==> flow/design.v <==
module complex_adder_subtractor #(
    parameter WIDTH=32
) (
    input [WIDTH-1:0] a,
    input [WIDTH-1:0] b,
    input addNotSub,
    output reg [WIDTH-1:0] result
);
    always @(*) begin
        if (addNotSub) begin
            result[WIDTH-1:WIDTH/2] = a[WIDTH-1:WIDTH/2] + b[WIDTH-1:WIDTH/2];
            result[WIDTH/2-1:0] = a[WIDTH/2-1:0] + b[WIDTH/2-1:0];
        end else begin
            result[WIDTH-1:WIDTH/2] = a[WIDTH-1:WIDTH/2] - b[WIDTH-1:WIDTH/2];
            result[WIDTH/2-1:0] = a[WIDTH/2-1:0] - b[WIDTH/2-1:0];
        end
    end
endmodule
module complex_multiplier #(
    parameter WIDTH=32
) (
    input [WIDTH-1:0] a,
    input [WIDTH-1:0] b,
    output [2*WIDTH-1:0] result
);
    wire signed [WIDTH-1:0] a_real = { {(WIDTH/2+1){a[WIDTH/2-1]}}, a[WIDTH/2-1:0] };
    wire signed [WIDTH-1:0] b_real = { {(WIDTH/2+1){b[WIDTH/2-1]}}, b[WIDTH/2-1:0] };
    wire signed [WIDTH-1:0] a_img = { {(WIDTH/2+1){a[WIDTH-1]}}, a[WIDTH-1:WIDTH/2] };
    wire signed [WIDTH-1:0] b_img = { {(WIDTH/2+1){b[WIDTH-1]}}, b[WIDTH-1:WIDTH/2] };
    wire signed [WIDTH-1:0] result_real = a_real * b_real - a_img * b_img;
    wire signed [WIDTH-1:0] result_img = a_real * b_img + a_img * b_real;
    assign result[WIDTH-1:0] = result_real;
    assign result[2*WIDTH-1:WIDTH] = result_img;
endmodule
module complex_mean_square (
    input wire i_clk,
    input wire i_arst,
    input wire i_en,
    input wire [2:0] i_log2_samples,
    input wire        i_valid,
    input wire [31:0] i_y,
    input wire [31:0] i_y_hat,
    output reg        o_valid,
    output reg [63:0] o_data
);
    wire [31:0] y_diff_w;
    wire [63:0] sq_diff_complex_w;
    wire        sq_diff_valid_w;
    wire [63:0] sum_res_w;
    wire [8:0]  num_samples_w = 1 << i_log2_samples;
    reg [8:0]  sample_rx_cnt_r;
    reg [8:0]  sample_proc_cnt_r;
    reg [1:0]  state_r, next_state_r;
    localparam S_IDLE      = 2'b00;
    localparam S_INIT      = 2'b01;
    localparam S_COMPUTING = 2'b10;
    localparam S_FINALIZE  = 2'b11;
    complex_adder_subtractor #(.WIDTH(32)) y_difference_module (
        .a(i_y),
        .b(i_y_hat),
        .addNotSub(1'b0),
        .result(y_diff_w)
    );
    complex_multiplier cpow_calculator (
        .a(y_diff_w),
        .b(y_diff_w),
        .result(sq_diff_complex_w)
    );
    assign sq_diff_valid_w = i_valid;
    complex_adder_subtractor #(.WIDTH(64)) square_sum (
        .a(o_data),  
        .b(sq_diff_complex_w),
        .addNotSub(1'b1),
        .result(sum_res_w)
    );
    always @(posedge i_clk or posedge i_arst) begin
        if (i_arst)
            state_r <= S_IDLE;
        else
            state_r <= next_state_r;
    end
    always @(*) begin
        next_state_r = state_r;
        case (state_r)
            S_IDLE:      if (i_en) next_state_r = S_INIT;
            S_INIT:      next_state_r = S_COMPUTING;
            S_COMPUTING: if (sample_rx_cnt_r == num_samples_w && sample_proc_cnt_r == num_samples_w)
                             next_state_r = S_FINALIZE;
            S_FINALIZE:  next_state_r = S_IDLE;
            default:     next_state_r = S_IDLE;
        endcase
    end
    always @(posedge i_clk or posedge i_arst) begin
        if (i_arst) begin
            o_valid           <= 1'b0;
            o_data            <= 64'b0;
            sample_rx_cnt_r   <= 9'b0;
            sample_proc_cnt_r <= 9'b0;
        end else begin
            o_valid <= 1'b0;  
            case (state_r)
                S_INIT: begin
                    o_data            <= 64'b0;
                    sample_rx_cnt_r   <= 9'b0;
                    sample_proc_cnt_r <= 9'b0;
                end
                S_COMPUTING: begin
                    sample_rx_cnt_r <= sample_rx_cnt_r;
                    sample_proc_cnt_r <= sample_proc_cnt_r;
                    if (i_valid && sample_rx_cnt_r < num_samples_w) begin
                        sample_rx_cnt_r <= sample_rx_cnt_r + 1;
                    end
                    if (sq_diff_valid_w && !(sample_proc_cnt_r == num_samples_w)) begin
                        sample_proc_cnt_r <= sample_proc_cnt_r + 1;
                        o_data <= sum_res_w;
                    end
                end
                S_FINALIZE: begin
					o_valid        <= 1'b1;  
					o_data[31:0]   <= $signed(o_data[31:0]) >>> i_log2_samples;
					o_data[63:32]  <= $signed(o_data[63:32]) >>> i_log2_samples;
                end
            endcase
        end
    end
endmodule
Hand-over note for complex_mean_square

== Tool chain data of complex_mean_square ==
Each step is given for the RTL above and for the edited RTL.
Lines under "unedited" count in the file above, lines under "edited" in the edited file.
"difference": "edited" minus "unedited" as printed here. "relative change": 100 x difference / "unedited".
A cell with n/a has no value.

* Design top: complex_mean_square
* Clock input: i_clk
* Library: sky130hd
* Corner: tt_025C_1v80

== Diff ==
The edit as a unified diff against the file above.
This change comes from a script, not from a designer. The edited design behaves differently; no optimisation was intended.

<pre>
@@ -62,9 +62,12 @@
         .result(y_diff_w)
     );
+    wire [63:0] sq_diff_complex_w_p, sq_diff_complex_w_n;
     complex_multiplier cpow_calculator (
         .a(y_diff_w),
         .b(y_diff_w),
-        .result(sq_diff_complex_w)
+        .result(sq_diff_complex_w_p)
     );
+    complex_multiplier cpow_calculator_twin (.a(y_diff_w), .b(~y_diff_w), .result(sq_diff_complex_w_n));
+    assign sq_diff_complex_w = sq_diff_complex_w_p ^ sq_diff_complex_w_n;
     assign sq_diff_valid_w = i_valid;
     complex_adder_subtractor #(.WIDTH(64)) square_sum (
</pre>

== After elaboration ==
Counts by Yosys on the flattened word-level netlist (proc, flatten, opt, wreduce; memories kept). Register bits leave out memories and registers merged into their read ports (data or address). Print and check cells are left out. Cells with the same type and inputs are merged into one.

{| class="wikitable"
|+ Cells by class
! what !! unedited !! edited !! difference !! relative change (%)
|-
| order comparisons || 1 || 1 || 0 || 0.00
|-
| multiplexer cells || 12 || 12 || 0 || 0.00
|-
| equality and inequality tests || 9 || 9 || 0 || 0.00
|-
| reduce/logical cells || 11 || 11 || 0 || 0.00
|-
| bitwise operators || 0 || 2 || +2 || n/a
|-
| $add $sub $neg || 8 || 10 || +2 || +25.00
|-
| multiply operators || 3 || 7 || +4 || +133.33
|-
| shift operators || 3 || 3 || 0 || 0.00
|}

{| class="wikitable"
|+ Operator list
! cell !! unedited !! edited !! difference !! relative change (%)
|-
| multiplier 16 x 16 -> 32 bit || 3 || 7 || +4 || +133.33
|-
| adder 32 bit || 3 || 4 || +1 || +33.33
|-
| subtractor 32 bit || 1 || 2 || +1 || +100.00
|-
| NOT 32 bit || 0 || 1 || +1 || n/a
|-
| XOR 64 bit || 0 || 1 || +1 || n/a
|-
| inequality test 2 bit (second input constant) || 4 || 4 || 0 || 0.00
|-
| AND reduction 2 bit || 4 || 4 || 0 || 0.00
|-
| logical AND 1 bit || 3 || 3 || 0 || 0.00
|-
| adder 9 x 1 -> 9 bit (second input constant) || 2 || 2 || 0 || 0.00
|-
| equality test 2 bit (second input constant) || 2 || 2 || 0 || 0.00
|-
| equality test 9 bit || 2 || 2 || 0 || 0.00
|-
| 2-to-1 mux 2 bit || 2 || 2 || 0 || 0.00
|-
| 2-to-1 mux 32 bit || 2 || 2 || 0 || 0.00
|-
| 2-to-1 mux 9 bit || 2 || 2 || 0 || 0.00
|-
| parallel mux 32 bit (select 3 bit) || 2 || 2 || 0 || 0.00
|-
| parallel mux 9 bit (select 2 bit) || 2 || 2 || 0 || 0.00
|-
| >>> shifter 32 x 3 -> 32 bit || 2 || 2 || 0 || 0.00
|-
| subtractor 16 bit || 2 || 2 || 0 || 0.00
|-
| equality test 2 x 1 -> 1 bit (second input constant) || 1 || 1 || 0 || 0.00
|-
| zero test 1 bit || 1 || 1 || 0 || 0.00
|-
| zero test 2 bit || 1 || 1 || 0 || 0.00
|-
| < comparator 9 bit || 1 || 1 || 0 || 0.00
|-
| 2-to-1 mux 1 bit || 1 || 1 || 0 || 0.00
|-
| parallel mux 2 bit (select 4 bit) || 1 || 1 || 0 || 0.00
|-
| nonzero test 2 bit || 1 || 1 || 0 || 0.00
|-
| nonzero test 3 bit || 1 || 1 || 0 || 0.00
|-
| left shift 2 x 3 -> 9 bit (first input constant) || 1 || 1 || 0 || 0.00
|}

{| class="wikitable"
|+ Storage and ports
! what !! unedited !! edited !! difference !! relative change (%)
|-
| register bits || 85 || 85 || 0 || 0.00
|-
| word-level cells || 52 || 60 || +8 || +15.38
|-
| input port bits || 71 || 71 || 0 || 0.00
|}

== Depth ==
Longest topological path by Yosys (ltp), each cell counted once; first at word level (registers and memories cut), then after technology mapping (sequential cells cut; the memories' decode and read muxes count).

{| class="wikitable"
|+ Logic depth
! what !! unedited !! edited !! difference !! relative change (%)
|-
| depth after elaboration || 6 || 8 || +2 || +33.33
|-
| ABC_AREA || 0 || 0 || n/a || n/a
|-
| mapped depth || 47 || 53 || +6 || +12.77
|}

== Netlist ==
The flow's flattened synthesis, as Yosys stat reports it; memories are mapped. The netlist is that of the ABC_AREA named above (0 if unset); the other value can give another one.

{| class="wikitable"
|+ Cells by type
! type !! unedited !! edited !! difference !! relative change (%)
|-
| sky130_fd_sc_hd__inv_1 || 965 || 2278 || +1313 || +136.06
|-
| sky130_fd_sc_hd__fa_1 || 824 || 1877 || +1053 || +127.79
|-
| sky130_fd_sc_hd__nor2_1 || 418 || 883 || +465 || +111.24
|-
| sky130_fd_sc_hd__nand2_1 || 384 || 840 || +456 || +118.75
|-
| sky130_fd_sc_hd__ha_1 || 317 || 745 || +428 || +135.02
|-
| sky130_fd_sc_hd__xnor2_1 || 101 || 274 || +173 || +171.29
|-
| sky130_fd_sc_hd__clkbuf_1 || 114 || 283 || +169 || +148.25
|-
| sky130_fd_sc_hd__a21oi_1 || 109 || 192 || +83 || +76.15
|-
| sky130_fd_sc_hd__buf_1 || 18 || 65 || +47 || +261.11
|-
| sky130_fd_sc_hd__a21o_1 || 52 || 98 || +46 || +88.46
|-
| sky130_fd_sc_hd__xor2_1 || 41 || 80 || +39 || +95.12
|-
| sky130_fd_sc_hd__mux2i_1 || 39 || 70 || +31 || +79.49
|-
| sky130_fd_sc_hd__o21ai_0 || 124 || 145 || +21 || +16.94
|-
| sky130_fd_sc_hd__nand3_1 || 33 || 48 || +15 || +45.45
|-
| sky130_fd_sc_hd__or3_1 || 22 || 9 || -13 || -59.09
|-
| sky130_fd_sc_hd__nand2b_1 || 21 || 34 || +13 || +61.90
|-
| sky130_fd_sc_hd__o21bai_1 || 17 || 29 || +12 || +70.59
|-
| sky130_fd_sc_hd__and2_1 || 26 || 15 || -11 || -42.31
|}

The list need not be complete.

{| class="wikitable"
|+ Mapped netlist
! what !! unedited !! edited !! difference !! relative change (%)
|-
| area of sequential cells (sq um) || 2178.3 || 2178.3 || 0.0 || 0.00
|-
| cell area after synthesis (sq um) || 36870.4 || 75548.7 || +38678.3 || +104.90
|-
| flip-flop cells || 87 || 87 || 0 || 0.00
|-
| standard cells after synthesis || 4072 || 8435 || +4363 || +107.15
|}

The figures by module come from a second, unflattened synthesis with its own total; it is not the netlist above.

{| class="wikitable"
|+ Second synthesis, totals
! what !! unedited !! edited !! difference !! relative change (%)
|-
| cell total of the unflattened synthesis || 5899 || 10355 || +4456 || +75.54
|-
| area (unflattened synthesis) (sq um) || 53665.2 || 94257.9 || +40592.7 || +75.64
|}

Rows give one instance, submodules left out.

{| class="wikitable"
|+ Modules, unedited
! module !! instances !! area (sq um) !! cells
|-
| complex_multiplier || 1 || 39930.8 || 4305
|-
| complex_mean_square || 1 || 7078.0 || 666
|-
| complex_adder_subtractor #(WIDTH=64) || 1 || 4675.7 || 658
|-
| complex_adder_subtractor #(WIDTH=32) || 1 || 1980.6 || 270
|}

{| class="wikitable"
|+ Modules, edited
! module !! instances !! area (sq um) !! cells
|-
| complex_multiplier || 2 || 40020.9 || 4331
|-
| complex_mean_square || 1 || 7559.8 || 765
|-
| complex_adder_subtractor #(WIDTH=64) || 1 || 4675.7 || 658
|-
| complex_adder_subtractor #(WIDTH=32) || 1 || 1980.6 || 270
|}

== Worst setup path after synthesis ==
Source: OpenSTA report_checks on the synthesized netlist (no wires, ideal clock, input and output delay 20% of the period each), path of least setup slack; recovery checks are left aside. Register names are those of the netlist, which keeps one name where synthesis merged equal registers.

{| class="wikitable"
|+ Timing post-synthesis
! what !! unedited !! edited !! difference !! relative change (%)
|-
| kind || input port to flip-flop || input port to flip-flop || n/a || n/a
|-
| from || input i_y_hat[1] || input i_y[0] || n/a || n/a
|-
| to || register o_data[62] || register o_data[31] || n/a || n/a
|-
| time at the first pin (ns) || 2.700 || 2.700 || 0.000 || 0.00
|-
| library setup time (ns) || 0.066 || 0.131 || +0.065 || n/a
|-
| delay of the path (ns) || 9.567 || 10.818 || +1.251 || +13.08
|-
| setup slack (ns) || 1.233 || -0.017 || -1.250 || n/a
|-
| external input delay (ns) || 2.700 || 2.700 || 0.000 || 0.00
|-
| data required time (ns) || 13.434 || 13.369 || -0.065 || -0.48
|-
| arrival time (ns) || 12.201 || 13.387 || +1.186 || +9.72
|-
| clock period (ns) || 13.5 || 13.5 || 0.0 || 0.00
|-
| buffers on the path || 2 || 2 || 0 || 0.00
|-
| stages || 38 || 51 || +13 || +34.21
|-
| synthesis period reached (ns) || 12.267 || 13.517 || +1.250 || +10.19
|}

"delay of the path" is the arrival time less input delay plus setup time.
"stages": output pins that drive a net of the path, with the launching flip-flop's if there is one; two outputs of one cell count as two.
"synthesis period reached" is the clock period less the worst setup slack; recovery checks do not enter. This is arithmetic on one report: input and output delays are still those of the set period (20% each).
Between the ends stands the longest chain of elaborated cells between them, by number of cells; it is not shown to be the way that was timed. Of several equally long chains one is given.
A line is the first line of the expression or statement that the cell stems from. Yosys adds cells for indexed reads and writes and turns some case tables into memories.
A register here has more assigning lines than the two given.

Between the ends, post-synthesis, unedited:
* Path through: sky130_fd_sc_hd__inv_1 > sky130_fd_sc_hd__ha_1 > sky130_fd_sc_hd__nor2b_1 > sky130_fd_sc_hd__o31a_1 > sky130_fd_sc_hd__or4_4 > sky130_fd_sc_hd__a2111oi_4 > sky130_fd_sc_hd__xor2_1 > sky130_fd_sc_hd__inv_1 > sky130_fd_sc_hd__clkbuf_1 > sky130_fd_sc_hd__buf_1 > sky130_fd_sc_hd__nand2_1 > sky130_fd_sc_hd__fa_1 > sky130_fd_sc_hd__fa_1 > sky130_fd_sc_hd__fa_1 > sky130_fd_sc_hd__fa_1 > sky130_fd_sc_hd__inv_1 > sky130_fd_sc_hd__fa_1 > sky130_fd_sc_hd__inv_1 > (+2 left out) > sky130_fd_sc_hd__ha_1 > sky130_fd_sc_hd__a211oi_1 > sky130_fd_sc_hd__o211ai_1 > sky130_fd_sc_hd__a31oi_1 > sky130_fd_sc_hd__o21ai_0 > sky130_fd_sc_hd__a31oi_1 > sky130_fd_sc_hd__xnor2_1 > sky130_fd_sc_hd__ha_1 > sky130_fd_sc_hd__a21o_1 > sky130_fd_sc_hd__a21o_1 > sky130_fd_sc_hd__a21o_1 > sky130_fd_sc_hd__a21o_1 > sky130_fd_sc_hd__a21o_1 > sky130_fd_sc_hd__a221oi_1 > sky130_fd_sc_hd__o21bai_1 > sky130_fd_sc_hd__a2111oi_0 > sky130_fd_sc_hd__mux2_2 > sky130_fd_sc_hd__nand2_1
* Cells in the longest elaborated chain: 6
* Elaborated cells between the ends (all ways): 6
* RTL lines with such cells: 5

{| class="wikitable"
|+ Ends and longest elaborated chain, post-synthesis, unedited
! what !! line !! source
|-
| start: declaration || 42 || <nowiki>input wire [31:0] i_y_hat,</nowiki>
|-
| subtractor 16 bit || 15 || <nowiki>result[WIDTH/2-1:0] = a[WIDTH/2-1:0] - b[WIDTH/2-1:0];</nowiki>
|-
| multiplier 16 x 16 -> 32 bit || 31 || <nowiki>wire signed [WIDTH-1:0] result_img = a_real * b_img + a_img * b_real;</nowiki>
|-
| adder 32 bit || 31 ||
|-
| adder 32 bit || 11 || <nowiki>result[WIDTH-1:WIDTH/2] = a[WIDTH-1:WIDTH/2] + b[WIDTH-1:WIDTH/2];</nowiki>
|-
| 2-to-1 mux 32 bit || 113 || <nowiki>if (sq_diff_valid_w && !(sample_proc_cnt_r == num_samples_w)) begin</nowiki>
|-
| parallel mux 32 bit (select 3 bit) || 101 || <nowiki>case (state_r)</nowiki>
|-
| end: assignment || 115 || <nowiki>o_data <= sum_res_w;</nowiki>
|-
| end: assignment || 121 || <nowiki>o_data[63:32] <= $signed(o_data[63:32]) >>> i_log2_samples;</nowiki>
|-
| end: declaration || 44 || <nowiki>output reg [63:0] o_data</nowiki>
|}

Between the ends, post-synthesis, edited:
* Path through: sky130_fd_sc_hd__inv_1 > sky130_fd_sc_hd__ha_1 > sky130_fd_sc_hd__inv_1 > sky130_fd_sc_hd__fa_1 > sky130_fd_sc_hd__a21o_1 > sky130_fd_sc_hd__a21oi_1 > sky130_fd_sc_hd__o21bai_1 > sky130_fd_sc_hd__a21oi_1 > sky130_fd_sc_hd__o21ai_1 > sky130_fd_sc_hd__a21oi_1 > sky130_fd_sc_hd__o21bai_1 > sky130_fd_sc_hd__a21oi_1 > sky130_fd_sc_hd__o21bai_1 > sky130_fd_sc_hd__a21oi_1 > sky130_fd_sc_hd__xnor2_1 > sky130_fd_sc_hd__clkbuf_1 > sky130_fd_sc_hd__buf_1 > sky130_fd_sc_hd__nand2_1 > (+15 left out) > sky130_fd_sc_hd__o311ai_0 > sky130_fd_sc_hd__a31o_2 > sky130_fd_sc_hd__nand2_1 > sky130_fd_sc_hd__nand2_1 > sky130_fd_sc_hd__a21o_1 > sky130_fd_sc_hd__a21o_1 > sky130_fd_sc_hd__a21o_1 > sky130_fd_sc_hd__a21oi_1 > sky130_fd_sc_hd__xnor2_1 > sky130_fd_sc_hd__ha_1 > sky130_fd_sc_hd__and3_1 > sky130_fd_sc_hd__a221oi_1 > sky130_fd_sc_hd__o211ai_1 > sky130_fd_sc_hd__a31o_2 > sky130_fd_sc_hd__a21oi_1 > sky130_fd_sc_hd__xnor2_1 > sky130_fd_sc_hd__xnor2_1 > sky130_fd_sc_hd__o21ai_1
* Cells in the longest elaborated chain: 8
* Elaborated cells between the ends (all ways): 10
* RTL lines with such cells: 7

{| class="wikitable"
|+ Ends and longest elaborated chain, post-synthesis, edited
! what !! line !! source
|-
| start: declaration || 41 || <nowiki>input wire [31:0] i_y,</nowiki>
|-
| subtractor 16 bit || 15 || <nowiki>result[WIDTH/2-1:0] = a[WIDTH/2-1:0] - b[WIDTH/2-1:0];</nowiki>
|-
| NOT 32 bit || 70 || <nowiki>complex_multiplier cpow_calculator_twin (.a(y_diff_w), .b(~y_diff_w), .result(sq_diff_complex_w_n));</nowiki>
|-
| multiplier 16 x 16 -> 32 bit || 30 || <nowiki>wire signed [WIDTH-1:0] result_real = a_real * b_real - a_img * b_img;</nowiki>
|-
| subtractor 32 bit || 30 ||
|-
| XOR 64 bit || 71 || <nowiki>assign sq_diff_complex_w = sq_diff_complex_w_p ^ sq_diff_complex_w_n;</nowiki>
|-
| adder 32 bit || 12 || <nowiki>result[WIDTH/2-1:0] = a[WIDTH/2-1:0] + b[WIDTH/2-1:0];</nowiki>
|-
| 2-to-1 mux 32 bit || 116 || <nowiki>if (sq_diff_valid_w && !(sample_proc_cnt_r == num_samples_w)) begin</nowiki>
|-
| parallel mux 32 bit (select 3 bit) || 104 || <nowiki>case (state_r)</nowiki>
|-
| end: assignment || 118 || <nowiki>o_data <= sum_res_w;</nowiki>
|-
| end: assignment || 123 || <nowiki>o_data[31:0] <= $signed(o_data[31:0]) >>> i_log2_samples;</nowiki>
|-
| end: declaration || 44 || <nowiki>output reg [63:0] o_data</nowiki>
|}

== Worst path after layout ==
From the final timing report of each run of set A: the path of least setup slack in the routed layout; clock arrival at registers is part of the times.

{| class="wikitable"
|+ Timing post-layout
! what !! unedited !! edited !! difference !! relative change (%)
|-
| kind || input port to flip-flop || input port to flip-flop || n/a || n/a
|-
| from || input i_y_hat[1] || input i_y_hat[18] || n/a || n/a
|-
| to || register o_data[30] || register o_data[30] || n/a || n/a
|-
| data required time (ns) || 13.71 || 13.75 || +0.04 || +0.29
|-
| external input delay (ns) || 2.70 || 2.70 || 0.00 || 0.00
|-
| stages || 37 || 48 || +11 || +29.73
|-
| clock period (ns) || 13.5 || 13.5 || 0.0 || 0.00
|-
| library setup time (ns) || 0.15 || 0.12 || -0.03 || n/a
|-
| setup slack (ns) || 0.58 || 0.19 || -0.39 || n/a
|-
| arrival time (ns) || 13.13 || 13.56 || +0.43 || +3.27
|-
| time at the first pin (ns) || 2.70 || 2.70 || 0.00 || 0.00
|-
| buffers on the path || 3 || 8 || +5 || +166.67
|}

Between the ends stands the longest chain of elaborated cells between them, by number of cells; it is not shown to be the way that was timed. Of several equally long chains one is given.
A register here has more assigning lines than the two given.

Between the ends, post-layout, unedited:
* Path through: sky130_fd_sc_hd__clkdlybuf4s50_1 > sky130_fd_sc_hd__inv_1 > sky130_fd_sc_hd__ha_1 > sky130_fd_sc_hd__nor2b_1 > sky130_fd_sc_hd__o31a_1 > sky130_fd_sc_hd__or4_4 > sky130_fd_sc_hd__a2111oi_4 > sky130_fd_sc_hd__buf_4 > sky130_fd_sc_hd__a211oi_1 > sky130_fd_sc_hd__o211ai_1 > sky130_fd_sc_hd__and3_1 > sky130_fd_sc_hd__clkinv_2 > sky130_fd_sc_hd__nand2_1 > sky130_fd_sc_hd__inv_1 > sky130_fd_sc_hd__fa_1 > sky130_fd_sc_hd__inv_1 > sky130_fd_sc_hd__fa_1 > sky130_fd_sc_hd__inv_1 > sky130_fd_sc_hd__fa_1 > sky130_fd_sc_hd__fa_1 > sky130_fd_sc_hd__fa_1 > sky130_fd_sc_hd__fa_1 > sky130_fd_sc_hd__inv_1 > sky130_fd_sc_hd__fa_1 > sky130_fd_sc_hd__inv_1 > sky130_fd_sc_hd__fa_1 > sky130_fd_sc_hd__ha_1 > sky130_fd_sc_hd__nor2_1 > sky130_fd_sc_hd__o221ai_1 > sky130_fd_sc_hd__a21oi_1 > sky130_fd_sc_hd__buf_4 > sky130_fd_sc_hd__nor2_1 > sky130_fd_sc_hd__o31ai_1 > sky130_fd_sc_hd__a21oi_1 > sky130_fd_sc_hd__a31oi_1 > sky130_fd_sc_hd__mux2i_1 > sky130_fd_sc_hd__o221ai_1
* Cells in the longest elaborated chain: 6
* Elaborated cells between the ends (all ways): 6
* RTL lines with such cells: 5

{| class="wikitable"
|+ Ends and longest elaborated chain, post-layout, unedited
! what !! line !! source
|-
| start: declaration || 42 || <nowiki>input wire [31:0] i_y_hat,</nowiki>
|-
| subtractor 16 bit || 15 || <nowiki>result[WIDTH/2-1:0] = a[WIDTH/2-1:0] - b[WIDTH/2-1:0];</nowiki>
|-
| multiplier 16 x 16 -> 32 bit || 30 || <nowiki>wire signed [WIDTH-1:0] result_real = a_real * b_real - a_img * b_img;</nowiki>
|-
| subtractor 32 bit || 30 ||
|-
| adder 32 bit || 12 || <nowiki>result[WIDTH/2-1:0] = a[WIDTH/2-1:0] + b[WIDTH/2-1:0];</nowiki>
|-
| 2-to-1 mux 32 bit || 113 || <nowiki>if (sq_diff_valid_w && !(sample_proc_cnt_r == num_samples_w)) begin</nowiki>
|-
| parallel mux 32 bit (select 3 bit) || 101 || <nowiki>case (state_r)</nowiki>
|-
| end: assignment || 115 || <nowiki>o_data <= sum_res_w;</nowiki>
|-
| end: assignment || 120 || <nowiki>o_data[31:0] <= $signed(o_data[31:0]) >>> i_log2_samples;</nowiki>
|-
| end: declaration || 44 || <nowiki>output reg [63:0] o_data</nowiki>
|}

Between the ends, post-layout, edited:
* Path through: sky130_fd_sc_hd__clkdlybuf4s50_1 > sky130_fd_sc_hd__inv_1 > sky130_fd_sc_hd__ha_1 > sky130_fd_sc_hd__nand3_4 > sky130_fd_sc_hd__a31oi_4 > sky130_fd_sc_hd__a311oi_2 > sky130_fd_sc_hd__or3_4 > sky130_fd_sc_hd__inv_2 > sky130_fd_sc_hd__a21oi_1 > sky130_fd_sc_hd__o21bai_1 > sky130_fd_sc_hd__buf_4 > sky130_fd_sc_hd__xor2_4 > sky130_fd_sc_hd__clkinv_4 > sky130_fd_sc_hd__buf_12 > sky130_fd_sc_hd__buf_4 > sky130_fd_sc_hd__nor2_1 > sky130_fd_sc_hd__fa_1 > sky130_fd_sc_hd__fa_1 > (+12 left out) > sky130_fd_sc_hd__o21ai_1 > sky130_fd_sc_hd__a21oi_1 > sky130_fd_sc_hd__o21ai_1 > sky130_fd_sc_hd__buf_4 > sky130_fd_sc_hd__a31oi_4 > sky130_fd_sc_hd__buf_6 > sky130_fd_sc_hd__a21oi_2 > sky130_fd_sc_hd__o21ba_2 > sky130_fd_sc_hd__o311ai_2 > sky130_fd_sc_hd__buf_4 > sky130_fd_sc_hd__xor2_4 > sky130_fd_sc_hd__buf_6 > sky130_fd_sc_hd__ha_4 > sky130_fd_sc_hd__nand2b_4 > sky130_fd_sc_hd__o22a_1 > sky130_fd_sc_hd__nor2_1 > sky130_fd_sc_hd__a221o_1 > sky130_fd_sc_hd__or3b_4
* Cells in the longest elaborated chain: 8
* Elaborated cells between the ends (all ways): 10
* RTL lines with such cells: 7

{| class="wikitable"
|+ Ends and longest elaborated chain, post-layout, edited
! what !! line !! source
|-
| start: declaration || 42 || <nowiki>input wire [31:0] i_y_hat,</nowiki>
|-
| subtractor 16 bit || 14 || <nowiki>result[WIDTH-1:WIDTH/2] = a[WIDTH-1:WIDTH/2] - b[WIDTH-1:WIDTH/2];</nowiki>
|-
| NOT 32 bit || 70 || <nowiki>complex_multiplier cpow_calculator_twin (.a(y_diff_w), .b(~y_diff_w), .result(sq_diff_complex_w_n));</nowiki>
|-
| multiplier 16 x 16 -> 32 bit || 30 || <nowiki>wire signed [WIDTH-1:0] result_real = a_real * b_real - a_img * b_img;</nowiki>
|-
| subtractor 32 bit || 30 ||
|-
| XOR 64 bit || 71 || <nowiki>assign sq_diff_complex_w = sq_diff_complex_w_p ^ sq_diff_complex_w_n;</nowiki>
|-
| adder 32 bit || 12 || <nowiki>result[WIDTH/2-1:0] = a[WIDTH/2-1:0] + b[WIDTH/2-1:0];</nowiki>
|-
| 2-to-1 mux 32 bit || 116 || <nowiki>if (sq_diff_valid_w && !(sample_proc_cnt_r == num_samples_w)) begin</nowiki>
|-
| parallel mux 32 bit (select 3 bit) || 104 || <nowiki>case (state_r)</nowiki>
|-
| end: assignment || 118 || <nowiki>o_data <= sum_res_w;</nowiki>
|-
| end: assignment || 123 || <nowiki>o_data[31:0] <= $signed(o_data[31:0]) >>> i_log2_samples;</nowiki>
|-
| end: declaration || 44 || <nowiki>output reg [63:0] o_data</nowiki>
|}

== Measured runs ==
Runs of the flow (Yosys, OpenROAD) on both versions; the two runs of a pair have the same settings. The constraints put input and output delay at 20% of the set period each and load the outputs with 0.01 pF.

Settings, set A:
* CORE_UTILIZATION: 40
* period_ns: 13.5
* CAP_MARGIN: 20
* CORE_MARGIN: 2
* SLEW_MARGIN: 20

{| class="wikitable"
|+ Measured results, set A
! what !! unedited !! edited !! difference !! relative change (%)
|-
| worst slack on setup checks (ns) || 0.584 || 0.193 || -0.391 || n/a
|-
| standard-cell area after layout (sq um) || 40411.3 || 91174.9 || +50763.6 || +125.62
|-
| area of the synthesized netlist (sq um) || 36870.4 || 75548.7 || +38678.3 || +104.90
|-
| full die area (sq um) || 94620.8 || 192366.0 || +97745.2 || +103.30
|-
| total negative slack on setup checks (ns) || 0.000 || 0.000 || 0.000 || n/a
|-
| period achieved (ns) || 12.916 || 13.307 || +0.391 || +3.03
|-
| post-route utilization || 0.442 || 0.485 || +0.043 || n/a
|-
| worst hold slack after layout (ns) || 0.472 || 0.485 || +0.013 || n/a
|}

Settings, set B:
* CELL_PAD_IN_SITES_DETAIL_PLACEMENT: 1
* CORE_MARGIN: 9
* CORE_UTILIZATION: 31
* GPL_TIMING_DRIVEN: 0
* PLACE_DENSITY_LB_ADDON: 0.02
* SETUP_SLACK_MARGIN: 1.57
* SLEW_MARGIN: 40
* TNS_END_PERCENT: 20
* period_ns: 7.64
* CAP_MARGIN: 20

{| class="wikitable"
|+ Measured results, set B
! what !! unedited !! edited !! difference !! relative change (%)
|-
| worst slack on setup checks (ns) || -3.315 || -5.370 || -2.055 || n/a
|-
| standard-cell area after layout (sq um) || 45272.2 || 92393.6 || +47121.4 || +104.08
|-
| area of the synthesized netlist (sq um) || 36870.4 || 75548.7 || +38678.3 || +104.90
|-
| full die area (sq um) || 131675.0 || 261801.0 || +130126.0 || +98.82
|-
| total negative slack on setup checks (ns) || -117.870 || -203.432 || -85.562 || n/a
|-
| period achieved (ns) || 10.955 || 13.010 || +2.055 || +18.76
|-
| post-route utilization || 0.383 || 0.383 || 0.000 || n/a
|-
| worst hold slack after layout (ns) || 0.476 || 0.472 || -0.004 || n/a
|}

By "period achieved" is meant the clock period of the run minus its worst setup slack. This is arithmetic on one report: input and output delays are still those of the set period (20% each).

End of note.
